==> flow/design.v <==
module B2BCD_IP #(parameter WIDTH = 4, parameter DIGIT = 2)(
    Binary_code,
    BCD_code
);
input  [WIDTH-1: 0]   Binary_code;
output [4*DIGIT-1: 0]    BCD_code;
wire [4*DIGIT-1: 0] shift_result [2:WIDTH-1];
wire [4*DIGIT-1: 0]   add_result [2:WIDTH-2];
genvar i, j;
generate
    for(i=2; i<WIDTH; i=i+1)begin : loop_shift
        if(i==2)begin
            assign shift_result[i] = {{(4*DIGIT-3){1'b0}}, Binary_code[WIDTH-1 : WIDTH-3]};
        end
        else begin
            assign shift_result[i] = {add_result[i-1][4*DIGIT-2: 0], Binary_code[WIDTH-i-1]};
        end   
    end
    for(i=2; i<WIDTH-1; i=i+1)begin : loop_add1
        for(j=0; j<DIGIT; j=j+1)begin
            assign add_result[i][4*j+3:4*j] = (shift_result[i][4*j+3:4*j] > 4)? shift_result[i][4*j+3:4*j] + 3 : shift_result[i][4*j+3:4*j]; 
        end      
    end
endgenerate
assign BCD_code = shift_result[WIDTH-1];
endmodule
module UT_TOP (
    clk, 
    rst_n, 
    in_valid, 
    in_time,
    out_valid, 
    out_display, 
    out_day
);
input        clk, rst_n, in_valid;
input [30:0] in_time;
output reg       out_valid;
output reg [3:0] out_display;
output reg [2:0] out_day;
reg  [3:0]  current_state, next_state;
parameter IDLE       = 4'd0  ;
parameter INPUT      = 4'd1  ;
parameter CAL_16YEAR = 4'd2  ;
parameter CAL_4YEAR  = 4'd3  ;
parameter CAL_YEAR   = 4'd4  ;
parameter CAL_MONTH  = 4'd5  ;
parameter CAL_DAY    = 4'd6  ;
parameter CAL_4HOUR  = 4'd7  ;
parameter CAL_HOUR   = 4'd8  ;
parameter CAL_15MIN  = 4'd9  ;
parameter CAL_MIN    = 4'd10 ;
parameter CAL_SEC    = 4'd11 ;
parameter OUT        = 4'd12 ;
parameter time_16years      = 31'd504921600;   
parameter time_4years       = 31'd126230400;   
parameter time_common_years = 31'd31536000;    
parameter time_leap_years   = 31'd31622400;    
parameter time_odd_month    = 31'd2678400;     
parameter time_even_month   = 31'd2592000;     
parameter time_leap_month   = 31'd2505600;     
parameter time_com_month    = 31'd2419200;     
parameter time_day          = 31'd86400;       
parameter time_4hour        = 31'd14400;       
parameter time_hour         = 31'd3600;        
parameter time_15minute     = 31'd900;         
parameter time_minute       = 31'd60;          
reg [3:0] counter;
reg [30:0] in_time_reg;
reg leap;
reg [10:0] year;
reg [3:0]  month;
reg [4:0]  day;
reg [4:0]  hour;
reg [5:0]  minute;
reg [5:0]  second;
wire [10:0] temp_year;
wire [3:0]  temp_month;
wire [2:0]  week;
reg  [10:0] Binary_code;
wire [15:0] BCD_code;
assign temp_year =  (month < 3)? year-1 : year;
assign temp_month = (month < 3)? month + 12 : month;
assign week = (day + 2*temp_month + 3*(temp_month + 1)/5 + temp_year + temp_year/4 - temp_year/100 + temp_year/400 + 1) % 7;
B2BCD_IP #(11, 4) I_B2BCD_IP ( .Binary_code(Binary_code), .BCD_code(BCD_code) );
always @(*)begin
    case (counter)
        0 : Binary_code = year; 
        1 : Binary_code = year;
        2 : Binary_code = year;
        3 : Binary_code = year;
        4 : Binary_code = {7'b0, month};
        5 : Binary_code = {7'b0, month};
        6 : Binary_code = {6'b0, day};
        7 : Binary_code = {6'b0, day};
        8 : Binary_code = {6'b0, hour};
        9 : Binary_code = {6'b0, hour};
        10: Binary_code = {5'b0, minute};
        11: Binary_code = {5'b0, minute};
        12: Binary_code = {5'b0, second};
        13: Binary_code = {5'b0, second};  
        default: Binary_code = year;
    endcase
end
always @(*) begin
    leap = (year[1:0] == 2'b00)? 1: 0;
end
always @(posedge clk or negedge rst_n) begin
    if(!rst_n)begin
        in_time_reg <= 0;
    end
    else if(in_valid)begin
        in_time_reg <= in_time;
    end
    else if(next_state == CAL_16YEAR)begin
        in_time_reg <= (in_time_reg < time_16years)? in_time_reg : in_time_reg - time_16years;
    end
    else if(next_state == CAL_4YEAR)begin
        in_time_reg <= (in_time_reg < time_4years)? in_time_reg : in_time_reg - time_4years;
    end
    else if(next_state == CAL_YEAR)begin
        if(leap)
            in_time_reg <= (in_time_reg < time_leap_years)? in_time_reg : in_time_reg - time_leap_years;
        else
            in_time_reg <= (in_time_reg < time_common_years)? in_time_reg : in_time_reg - time_common_years;
    end
    else if(next_state == CAL_MONTH)begin
        if(month == 2 && leap) 
            in_time_reg <= (in_time_reg < time_leap_month)? in_time_reg: in_time_reg - time_leap_month;
        else if(month == 2 && !leap) 
            in_time_reg <= (in_time_reg < time_com_month)? in_time_reg: in_time_reg - time_com_month;
        else if(month == 1 || month == 3 || month == 5  || month == 7 || month == 8 || month == 10 || month == 12) 
            in_time_reg <= (in_time_reg < time_odd_month)? in_time_reg: in_time_reg - time_odd_month;
        else 
            in_time_reg <= (in_time_reg < time_even_month)? in_time_reg: in_time_reg - time_even_month;
    end
    else if(next_state == CAL_DAY)begin
        in_time_reg <= (in_time_reg < time_day)? in_time_reg: in_time_reg - time_day;
    end
    else if(next_state == CAL_4HOUR)begin
        in_time_reg <= (in_time_reg < time_4hour)? in_time_reg: in_time_reg - time_4hour;
    end
    else if(next_state == CAL_HOUR)begin
        in_time_reg <= (in_time_reg < time_hour)? in_time_reg: in_time_reg - time_hour;
    end
    else if(next_state == CAL_15MIN)begin
        in_time_reg <= (in_time_reg < time_15minute)? in_time_reg: in_time_reg - time_15minute;
    end
    else if(next_state == CAL_MIN)begin
        in_time_reg <= (in_time_reg < time_minute)? in_time_reg: in_time_reg - time_minute;
    end
end
always @(posedge clk or negedge rst_n) begin
    if(!rst_n)begin
        year <= 'd1970;
    end
    else if(next_state == CAL_16YEAR)begin
        year <= (in_time_reg < time_16years)? year: year + 'd16;
    end
    else if(next_state == CAL_4YEAR)begin
        year <= (in_time_reg < time_4years)? year: year + 'd4;
    end
    else if(next_state == CAL_YEAR)begin
        if(leap)
            year <= (in_time_reg < time_leap_years)? year: year + 'd1;
        else
            year <= (in_time_reg < time_common_years)? year: year + 'd1;
    end
    else if(next_state == IDLE)begin
        year <= 'd1970;
    end
end
always @(posedge clk or negedge rst_n) begin
    if(!rst_n)begin
        month <= 'd1;
    end
    else if(next_state == CAL_MONTH)begin
        if(month == 2 && leap) 
            month <= (in_time_reg < time_leap_month)? month: month + 'd1;
        else if(month == 2 && !leap) 
            month <= (in_time_reg < time_com_month)? month: month + 'd1;
        else if(month == 1 || month == 3 || month == 5  || month == 7 || month == 8 || month == 10 || month == 12)
            month <= (in_time_reg < time_odd_month)? month: month + 'd1;
        else 
            month <= (in_time_reg < time_even_month)? month: month + 'd1;
    end
    else if(next_state == IDLE)begin
        month <= 'd1;
    end
end
always @(posedge clk or negedge rst_n) begin
    if(!rst_n)begin
        day <= 'd1;
    end
    else if(next_state == CAL_DAY)begin
        day <= (in_time_reg < time_day)? day : day + 'd1;
    end
    else if(next_state == IDLE)begin
        day <= 'd1;
    end
end
always @(posedge clk or negedge rst_n) begin
    if(!rst_n)begin
        hour <= 'd0;
    end
    else if(next_state == CAL_4HOUR)begin
        hour <= (in_time_reg < time_4hour)? hour : hour + 'd4;
    end
    else if(next_state == CAL_HOUR)begin
        hour <= (in_time_reg < time_hour)? hour : hour + 'd1;
    end
    else if(next_state == IDLE)begin
        hour <= 'd0;
    end
end
always @(posedge clk or negedge rst_n) begin
    if(!rst_n)begin
        minute <= 'd0;
    end
    else if(next_state == CAL_15MIN)begin
        minute <= (in_time_reg < time_15minute)? minute : minute + 'd15;
    end
    else if(next_state == CAL_MIN)begin
        minute <= (in_time_reg < time_minute)? minute : minute + 'd1;
    end
    else if(next_state == IDLE)begin
        minute <= 'd0;
    end
end
always @(*)begin
    second = in_time_reg[5:0];
end
always @(posedge clk or negedge rst_n) begin
    if(!rst_n)begin
        counter <= 'd0;
    end
    else if(next_state == OUT)begin
        counter <= counter + 1;
    end
    else if(next_state == IDLE)begin
        counter <= 'd0;
    end
end
always@(posedge clk or negedge rst_n)begin
    if(!rst_n)begin
        current_state <= IDLE;
    end
    else begin
        current_state <= next_state;
    end
end
always@(*)begin
    if(!rst_n)
        next_state = IDLE ;
    else begin
        case(current_state)
        IDLE:
            next_state = (!in_valid)? IDLE : INPUT;
        INPUT:
            next_state = CAL_16YEAR;
        CAL_16YEAR:
            next_state = (in_time_reg < time_16years)? CAL_4YEAR : CAL_16YEAR;
        CAL_4YEAR:
            next_state = (in_time_reg < time_4years)? CAL_YEAR : CAL_4YEAR;
        CAL_YEAR:begin
            if(leap) 
                next_state = (in_time_reg < time_leap_years)? CAL_MONTH : CAL_YEAR;
            else 
                next_state = (in_time_reg < time_common_years)? CAL_MONTH : CAL_YEAR;
        end
        CAL_MONTH:begin
            if(month == 2 && leap) 
                next_state = (in_time_reg < time_leap_month)? CAL_DAY : CAL_MONTH;
            else if(month == 2 && !leap) 
                next_state = (in_time_reg < time_com_month)? CAL_DAY : CAL_MONTH;
            else if(month == 1 || month == 3 || month == 5  || month == 7 || month == 8 || month == 10 || month == 12) 
                next_state = (in_time_reg < time_odd_month)? CAL_DAY : CAL_MONTH;
            else 
                next_state = (in_time_reg < time_even_month)? CAL_DAY : CAL_MONTH;
        end 
        CAL_DAY:
            next_state = (in_time_reg < time_day)? CAL_4HOUR : CAL_DAY;  
        CAL_4HOUR:
            next_state = (in_time_reg < time_4hour)? CAL_HOUR : CAL_4HOUR;
        CAL_HOUR:
            next_state = (in_time_reg < time_hour)? CAL_15MIN : CAL_HOUR;
        CAL_15MIN:
            next_state = (in_time_reg < time_15minute)? CAL_MIN : CAL_15MIN;
        CAL_MIN:
            next_state = (in_time_reg < time_minute)? OUT : CAL_MIN;
        OUT:
            next_state = (counter == 14)? IDLE : OUT;
        default :
            next_state = IDLE ;
        endcase
    end
end
always @(posedge clk or negedge rst_n) begin
    if (!rst_n) out_valid <= 'd0;
    else if(next_state == OUT) out_valid <= 'd1;
	else out_valid <= 'd0; 
end
always @(posedge clk or negedge rst_n) begin
	if (!rst_n) out_display <= 'd0;
    else if(next_state == OUT)begin
        case (counter)
            0 : out_display <= BCD_code[15:12];
            1 : out_display <= BCD_code[11:8];
            2 : out_display <= BCD_code[7:4];
            3 : out_display <= BCD_code[3:0];
            4 : out_display <= BCD_code[7:4];
            5 : out_display <= BCD_code[3:0];
            6 : out_display <= BCD_code[7:4];
            7 : out_display <= BCD_code[3:0];
            8 : out_display <= BCD_code[7:4];
            9 : out_display <= BCD_code[3:0];
            10: out_display <= BCD_code[7:4];
            11: out_display <= BCD_code[3:0];
            12: out_display <= BCD_code[7:4];
            13: out_display <= BCD_code[3:0];
        endcase
    end 
	else out_display <= 'd0;
end
always @(posedge clk or negedge rst_n) begin
	if (!rst_n) out_day <= 'd0;
    else if(next_state == OUT) out_day <= week;
	else out_day <= 'd0;
end
endmodule
## Reports on UT_TOP

Tool output for the design above, in the order of the flow.
Lines are those of the file above, counted from 1.
Library cell names are shortened.
A cell with n/a has no value.

- Top module: UT_TOP
- Clock: clk
- Standard-cell library: sky130hd
- Corner: tt_025C_1v80

## After elaboration

Yosys after proc, flatten, opt, wreduce and memory -nomap, before mapping. Memory bits, and registers merged into a memory's read port (data or address), are not among the register bits. Print and check cells are not counted. Equal cells are merged and count once.

- Register bits after elaboration: 78
- Input bits: 34
- Output and inout port bits: 8
- Cells after elaboration: 333

- Equality and inequality tests: 70
- $mul: 1
- Reduce/logical cells: 33
- Mux-type cells: 115
- Div/mod/pow operators: 4
- Add/subtract/negate cells: 59
- Order comparisons: 40

Operators with widths:

| cell | number |
|---|---|
| two-way mux 31 bit | 27 |
| divider 11 x 9 -> 32 bit (second input constant) | 1 |
| divider 11 x 7 -> 32 bit (second input constant) | 1 |
| two-way mux 4 bit | 37 |
| subtractor 31 x 22 -> 31 bit (second input constant) | 4 |
| less-than comparator 31 x 22 -> 1 bit (second input constant) | 4 |
| two-way mux 11 bit | 10 |
| divider 32 x 3 -> 32 bit (second input constant) | 1 |
| modulo 32 x 3 -> 32 bit (second input constant) | 1 |
| > comparator 4 x 3 -> 1 bit (second input constant) | 22 |
| adder 4 x 2 -> 4 bit (second input constant) | 18 |
| equality test 4 bit (second input constant) | 18 |
| subtractor 31 x 25 -> 31 bit (second input constant) | 2 |
| less-than comparator 31 x 25 -> 1 bit (second input constant) | 2 |
| equality test 4 x 3 -> 1 bit (second input constant) | 14 |
| case mux 11 bit (select 5 bit) | 1 |
| case mux 4 bit (select 12 bit) | 1 |
| two-way mux 5 bit | 8 |
| adder 32 x 1 -> 32 bit (second input constant) | 1 |
| adder 32 x 11 -> 32 bit | 1 |
| adder 32 bit | 1 |
| subtractor 32 bit | 1 |
| adder 32 x 9 -> 32 bit | 1 |
| equality test 4 x 2 -> 1 bit (second input constant) | 8 |
| adder 6 x 32 -> 32 bit | 1 |
| subtractor 31 x 10 -> 31 bit (second input constant) | 1 |
| less-than comparator 31 x 10 -> 1 bit (second input constant) | 1 |
| subtractor 31 x 12 -> 31 bit (second input constant) | 1 |

Other operator kinds: 61; their cells: 133.

## Logic depth

Yosys ltp: most cells in a row. Word level: on the elaborated netlist, between registers, memories and ports. Mapped: between sequential cells and ports; inverters and the memories' decode and read muxes count.

- Depth after elaboration: 23
- ABC_AREA: 0
- Depth in mapped cells: 77
- Gate-level depth less buffers: 72

## After synthesis

Source: synth_stat.txt of the flow (Yosys; design flattened, memories mapped). It holds for the ABC_AREA given above (unset counts as 0); a run with the other value may have another netlist.

Cell types:

| cell type | number | area in all (um^2) |
|---|---|---|
| dfrtp_1 | 76 | 1.9E+03 |
| ha_1 | 130 | 1626.56 |
| nand2_1 | 245 | 919.632 |
| a21oi_1 | 175 | 875.84 |
| o21ai_0 | 174 | 870.835 |
| nor2_1 | 202 | 758.227 |
| xnor2_1 | 75 | 656.88 |
| inv_1 | 125 | 469.2 |
| fa_1 | 23 | 460.442 |
| nand3_1 | 84 | 420.403 |
| clkbuf_1 | 97 | 364.099 |
| o211ai_1 | 48 | 360.346 |
| mux2i_1 | 33 | 330.317 |
| nor3_1 | 62 | 310.298 |
| a31oi_1 | 44 | 275.264 |
| dfstp_2 | 10 | 262.752 |
| xor2_1 | 30 | 262.752 |
| mux2_2 | 18 | 202.694 |

Not listed: further types 93, cells in them 531.

- Mapped flip-flops: 86
- Buffer cells: 127
- Area of sequential cells: 0.0021646 mm^2
- Synthesis area: 0.0154411 mm^2
- Cells in the netlist: 2182

By module: a second synthesis without flattening, with its own total; a netlist apart from the flattened one above.

- Cell total of the unflattened synthesis: 2248
- Area total of the unflattened synthesis: 0.016153 mm^2

Rows give one instance, submodules left out.

By module:

| module | sequential area (mm^2) | instances | area (mm^2) | cells |
|---|---|---|---|---|
| UT_TOP | 0.0021646 | 1 | 0.0138358 | 1934 |
| B2BCD_IP | 0 | 1 | 0.0023172 | 314 |

## Worst setup path after synthesis

Path of least setup slack by OpenSTA after synthesis, without wires, with an ideal clock, recovery checks aside; 20% of the period is set as input and as output delay. Where synthesis merged equal registers, the netlist keeps one of their names.

- Kind: reg2reg
- Start: reg month[2]
- End: reg out_day[0]
- Period: 15.0 ns
- Path delay: 15.876 ns
- Buffers on the path: 4
- Setup time: 0.132 ns
- Launch time at the first pin: 0.000 ns
- Driving pins on the path: 73
- Data required time: 14.868 ns
- Arrival: 15.744 ns
- Path slack: -0.876 ns
- Synthesis period reached: 15.876 ns

"path delay" is the arrival time less input delay plus setup time.
"driving pins on the path" counts driving pins, that of a launching flip-flop among them; a cell with two outputs on the path counts twice.
"synthesis period reached" is the clock period less the worst setup slack; recovery checks do not enter. This is arithmetic on one report: input and output delays are still those of the set period (20% each).
A register here has more assigning lines than the two given.

- Path through: dfrtp_1 > inv_1 > ha_1 > a21boi_1 > buf_1 > xnor2_1 > nor2_1 > xor2_1 > ha_1 > a21o_1 > a21oi_1 > clkbuf_1 > inv_1 > ha_1 > nor2_1 > a21oi_1 > a21oi_1 > nor2_1 > [... 37 more ...] > mux2_4 > o31a_1 > or2_1 > a211o_1 > nand2_1 > ha_1 > inv_1 > a22oi_1 > a32oi_1 > nor2_1 > o21ai_0 > o21a_1 > ha_1 > inv_1 > a41oi_1 > a32oi_1 > xor2_1 > nor2_1
- Elaborated cells on any way between the ends: 40
- Those cells by class: 9 x add/sub; 1 x mul; 4 x div; 1 x compare; 9 x eq/ne; 8 x mux; 8 x reduce/logical

RTL lines, path post-synthesis:

| item | RTL line | RTL |
|---|---|---|
| start, declared | 72 | `reg [3:0]  month;` |
| start, assigned | 179 | `month <= (in_time_reg < time_leap_month)? month: month + 'd1;` |
| start, assigned | 181 | `month <= (in_time_reg < time_com_month)? month: month + 'd1;` |
| end, assigned | 326 | `if (!rst_n) out_day <= 'd0;` |
| end, assigned | 327 | `else if(next_state == OUT) out_day <= week;` |
| end, declared | 40 | `output reg [2:0] out_day;` |

Chain of elaborated cells between the ends: none given.

## Path in the finished layout

From the final timing report of run 1: the path of least setup slack in the routed layout; clock arrival at registers is part of the times.

- Kind: reg2reg
- Start: reg month[0]
- End: reg out_day[1]
- Arrival: 14.85 ns
- Setup time: 0.11 ns
- Path slack: -2.38 ns
- Launch time at the first pin: 0.38 ns
- Data required time: 12.47 ns
- Period: 12.2 ns
- Buffers on the path: 4
- Driving pins on the path: 73

A register here has more assigning lines than the two given.

- Path through: dfstp_2 > ha_4 > a21boi_4 > buf_6 > xnor2_4 > nor2_4 > xor2_2 > ha_1 > buf_6 > a21o_1 > xor2_2 > nor2_4 > inv_2 > ha_4 > nor2_4 > a21oi_2 > a21oi_2 > buf_4 > [... 37 more ...] > nand4_1 > nor3b_4 > mux2i_1 > and4bb_2 > a211o_1 > nand2_2 > ha_4 > inv_2 > a22oi_2 > a32oi_2 > nor2_2 > o21a_1 > ha_2 > inv_2 > a41oi_2 > a32oi_2 > or2_1 > o211a_1
- Elaborated cells on any way between the ends: 40
- Those cells by class: 9 x add/sub; 1 x mul; 4 x div; 1 x compare; 9 x eq/ne; 8 x mux; 8 x reduce/logical

RTL lines, path post-layout:

| item | RTL line | RTL |
|---|---|---|
| start, declared | 72 | `reg [3:0]  month;` |
| start, assigned | 179 | `month <= (in_time_reg < time_leap_month)? month: month + 'd1;` |
| start, assigned | 181 | `month <= (in_time_reg < time_com_month)? month: month + 'd1;` |
| end, assigned | 326 | `if (!rst_n) out_day <= 'd0;` |
| end, assigned | 327 | `else if(next_state == OUT) out_day <= week;` |
| end, declared | 40 | `output reg [2:0] out_day;` |

Chain of elaborated cells between the ends: none given.

Below are 4 stored runs of the flow (Yosys, OpenROAD; platform sky130hd) on UT_TOP, each with its settings and what was measured, unordered. Constraints: input delay and output delay 20% of the set period each, output load 0.01 pF.
"achieved clock period": clock period set for the run, less the worst setup slack. It is reckoned from that one timing run; input and output delays stay at 20% of the period that was set.
"allowed time less slack (worst setup path)" means the part of the period allowed to the worst setup path (the constraints hold back 20% at inputs and 20% at outputs) less its slack; where the path has registers, the arrival times of their clocks count too.

### Run 1

==> flow/run.sh <==
#!/bin/bash
# the make line also repeats the synthesis and layout settings of config.mk as NAME=value (left out here)
make -C /OpenROAD-flow-scripts/flow DESIGN_CONFIG=/design/flow/config.mk WORK_HOME=/design/flow/orfs CLKGATE_MAP_FILE= finish
==> flow/config.mk <==
export PLATFORM = sky130hd
export DESIGN_NAME = UT_TOP
export DESIGN_NICKNAME = UT_TOP
export VERILOG_FILES = /design/flow/design.v
export SDC_FILE = /design/flow/constraint.sdc
export NUM_CORES = 4
export LEC_CHECK = 0
export CAP_MARGIN = 20
export CELL_PAD_IN_SITES_DETAIL_PLACEMENT = 1
export CELL_PAD_IN_SITES_GLOBAL_PLACEMENT = 1
export CORE_MARGIN = 3
export CORE_UTILIZATION = 18
export CTS_CLUSTER_DIAMETER = 191
export CTS_CLUSTER_SIZE = 82
export GPL_ROUTABILITY_DRIVEN = 0
export MAX_ROUTING_LAYER = met5
export PLACE_DENSITY_LB_ADDON = 0.08
export SETUP_SLACK_MARGIN = 0.24
export SLEW_MARGIN = 20
==> flow/constraint.sdc <==
create_clock -name core_clock -period 12.2 [get_ports {clk}]
set_input_delay 2.4400 -clock core_clock [delete_from_list [all_inputs] [get_ports {clk}]]
set_output_delay 2.4400 -clock core_clock [all_outputs]
set_load 0.01 [all_outputs]

Results of run 1:
- Achieved clock period: 14.580 ns
- Die size: 0.0893352 mm^2
- Yosys chip area after synthesis: 0.0154411 mm^2
- Worst hold slack in the final report: 0.506 ns
- Allowed time less slack (worst setup path): 14.58 ns
- Class of the worst setup path: reg2reg
- Standard-cell area of the final layout: 0.020805 mm^2
- Setup total negative slack: -7.025 ns
- Worst setup slack after layout: -2.380 ns
- Post-layout utilization: 24.7%

### Run 2

==> flow/run.sh <==
#!/bin/bash
# the make line also repeats the synthesis and layout settings of config.mk as NAME=value (left out here)
make -C /OpenROAD-flow-scripts/flow DESIGN_CONFIG=/design/flow/config.mk WORK_HOME=/design/flow/orfs CLKGATE_MAP_FILE= finish
==> flow/config.mk <==
export PLATFORM = sky130hd
export DESIGN_NAME = UT_TOP
export DESIGN_NICKNAME = UT_TOP
export VERILOG_FILES = /design/flow/design.v
export SDC_FILE = /design/flow/constraint.sdc
export NUM_CORES = 4
export LEC_CHECK = 0
export ABC_AREA = 1
export CAP_MARGIN = 20
export CORE_MARGIN = 7
export CORE_UTILIZATION = 17
export CTS_CLUSTER_SIZE = 94
export MIN_ROUTING_LAYER = met2
export PLACE_DENSITY_LB_ADDON = 0.05
export SLEW_MARGIN = 20
==> flow/constraint.sdc <==
create_clock -name core_clock -period 19.0 [get_ports {clk}]
set_input_delay 3.8000 -clock core_clock [delete_from_list [all_inputs] [get_ports {clk}]]
set_output_delay 3.8000 -clock core_clock [all_outputs]
set_load 0.01 [all_outputs]

Results of run 2:
- Achieved clock period: 15.695 ns
- Die size: 0.096373 mm^2
- Yosys chip area after synthesis: 0.0149393 mm^2
- Worst hold slack in the final report: 0.497 ns
- Allowed time less slack (worst setup path): 15.69 ns
- Class of the worst setup path: reg2reg
- Standard-cell area of the final layout: 0.0171389 mm^2
- Setup total negative slack: 0.000 ns
- Worst setup slack after layout: 3.305 ns
- Post-layout utilization: 19.7%

### Run 3

==> flow/run.sh <==
#!/bin/bash
# the make line also repeats the synthesis and layout settings of config.mk as NAME=value (left out here)
make -C /OpenROAD-flow-scripts/flow DESIGN_CONFIG=/design/flow/config.mk WORK_HOME=/design/flow/orfs CLKGATE_MAP_FILE= finish
==> flow/config.mk <==
export PLATFORM = sky130hd
export DESIGN_NAME = UT_TOP
export DESIGN_NICKNAME = UT_TOP
export VERILOG_FILES = /design/flow/design.v
export SDC_FILE = /design/flow/constraint.sdc
export NUM_CORES = 4
export LEC_CHECK = 0
export CAP_MARGIN = 20
export CELL_PAD_IN_SITES_DETAIL_PLACEMENT = 2
export CELL_PAD_IN_SITES_GLOBAL_PLACEMENT = 1
export CORE_MARGIN = 3
export CORE_UTILIZATION = 18
export CTS_CLUSTER_DIAMETER = 191
export GPL_ROUTABILITY_DRIVEN = 0
export MAX_ROUTING_LAYER = met4
export PLACE_DENSITY_LB_ADDON = 0.08
export SETUP_SLACK_MARGIN = 0.24
export SLEW_MARGIN = 20
==> flow/constraint.sdc <==
create_clock -name core_clock -period 12.2 [get_ports {clk}]
set_input_delay 2.4400 -clock core_clock [delete_from_list [all_inputs] [get_ports {clk}]]
set_output_delay 2.4400 -clock core_clock [all_outputs]
set_load 0.01 [all_outputs]

Results of run 3:
- Achieved clock period: 14.553 ns
- Die size: 0.0893352 mm^2
- Yosys chip area after synthesis: 0.0154411 mm^2
- Worst hold slack in the final report: 0.498 ns
- Allowed time less slack (worst setup path): 14.55 ns
- Class of the worst setup path: reg2reg
- Standard-cell area of the final layout: 0.0208125 mm^2
- Setup total negative slack: -6.947 ns
- Worst setup slack after layout: -2.353 ns
- Post-layout utilization: 24.7%

### Run 4

==> flow/run.sh <==
#!/bin/bash
# the make line also repeats the synthesis and layout settings of config.mk as NAME=value (left out here)
make -C /OpenROAD-flow-scripts/flow DESIGN_CONFIG=/design/flow/config.mk WORK_HOME=/design/flow/orfs CLKGATE_MAP_FILE= finish
==> flow/config.mk <==
export PLATFORM = sky130hd
export DESIGN_NAME = UT_TOP
export DESIGN_NICKNAME = UT_TOP
export VERILOG_FILES = /design/flow/design.v
export SDC_FILE = /design/flow/constraint.sdc
export NUM_CORES = 4
export LEC_CHECK = 0
export ABC_AREA = 0
export CAP_MARGIN = 20
export CELL_PAD_IN_SITES_DETAIL_PLACEMENT = 1
export CORE_ASPECT_RATIO = 1.45
export CORE_MARGIN = 7
export CORE_UTILIZATION = 17
export CTS_CLUSTER_SIZE = 25
export GPL_ROUTABILITY_DRIVEN = 0
export HOLD_SLACK_MARGIN = 0.27
export MIN_ROUTING_LAYER = met2
export PLACE_DENSITY_LB_ADDON = 0.05
export SLEW_MARGIN = 20
==> flow/constraint.sdc <==
create_clock -name core_clock -period 19.0 [get_ports {clk}]
set_input_delay 3.8000 -clock core_clock [delete_from_list [all_inputs] [get_ports {clk}]]
set_output_delay 3.8000 -clock core_clock [all_outputs]
set_load 0.01 [all_outputs]

Results of run 4:
- Achieved clock period: 17.719 ns
- Die size: 0.0996098 mm^2
- Yosys chip area after synthesis: 0.0154411 mm^2
- Worst hold slack in the final report: 0.515 ns
- Allowed time less slack (worst setup path): 17.72 ns
- Class of the worst setup path: reg2reg
- Standard-cell area of the final layout: 0.0176719 mm^2
- Setup total negative slack: 0.000 ns
- Worst setup slack after layout: 1.281 ns
- Post-layout utilization: 19.7%
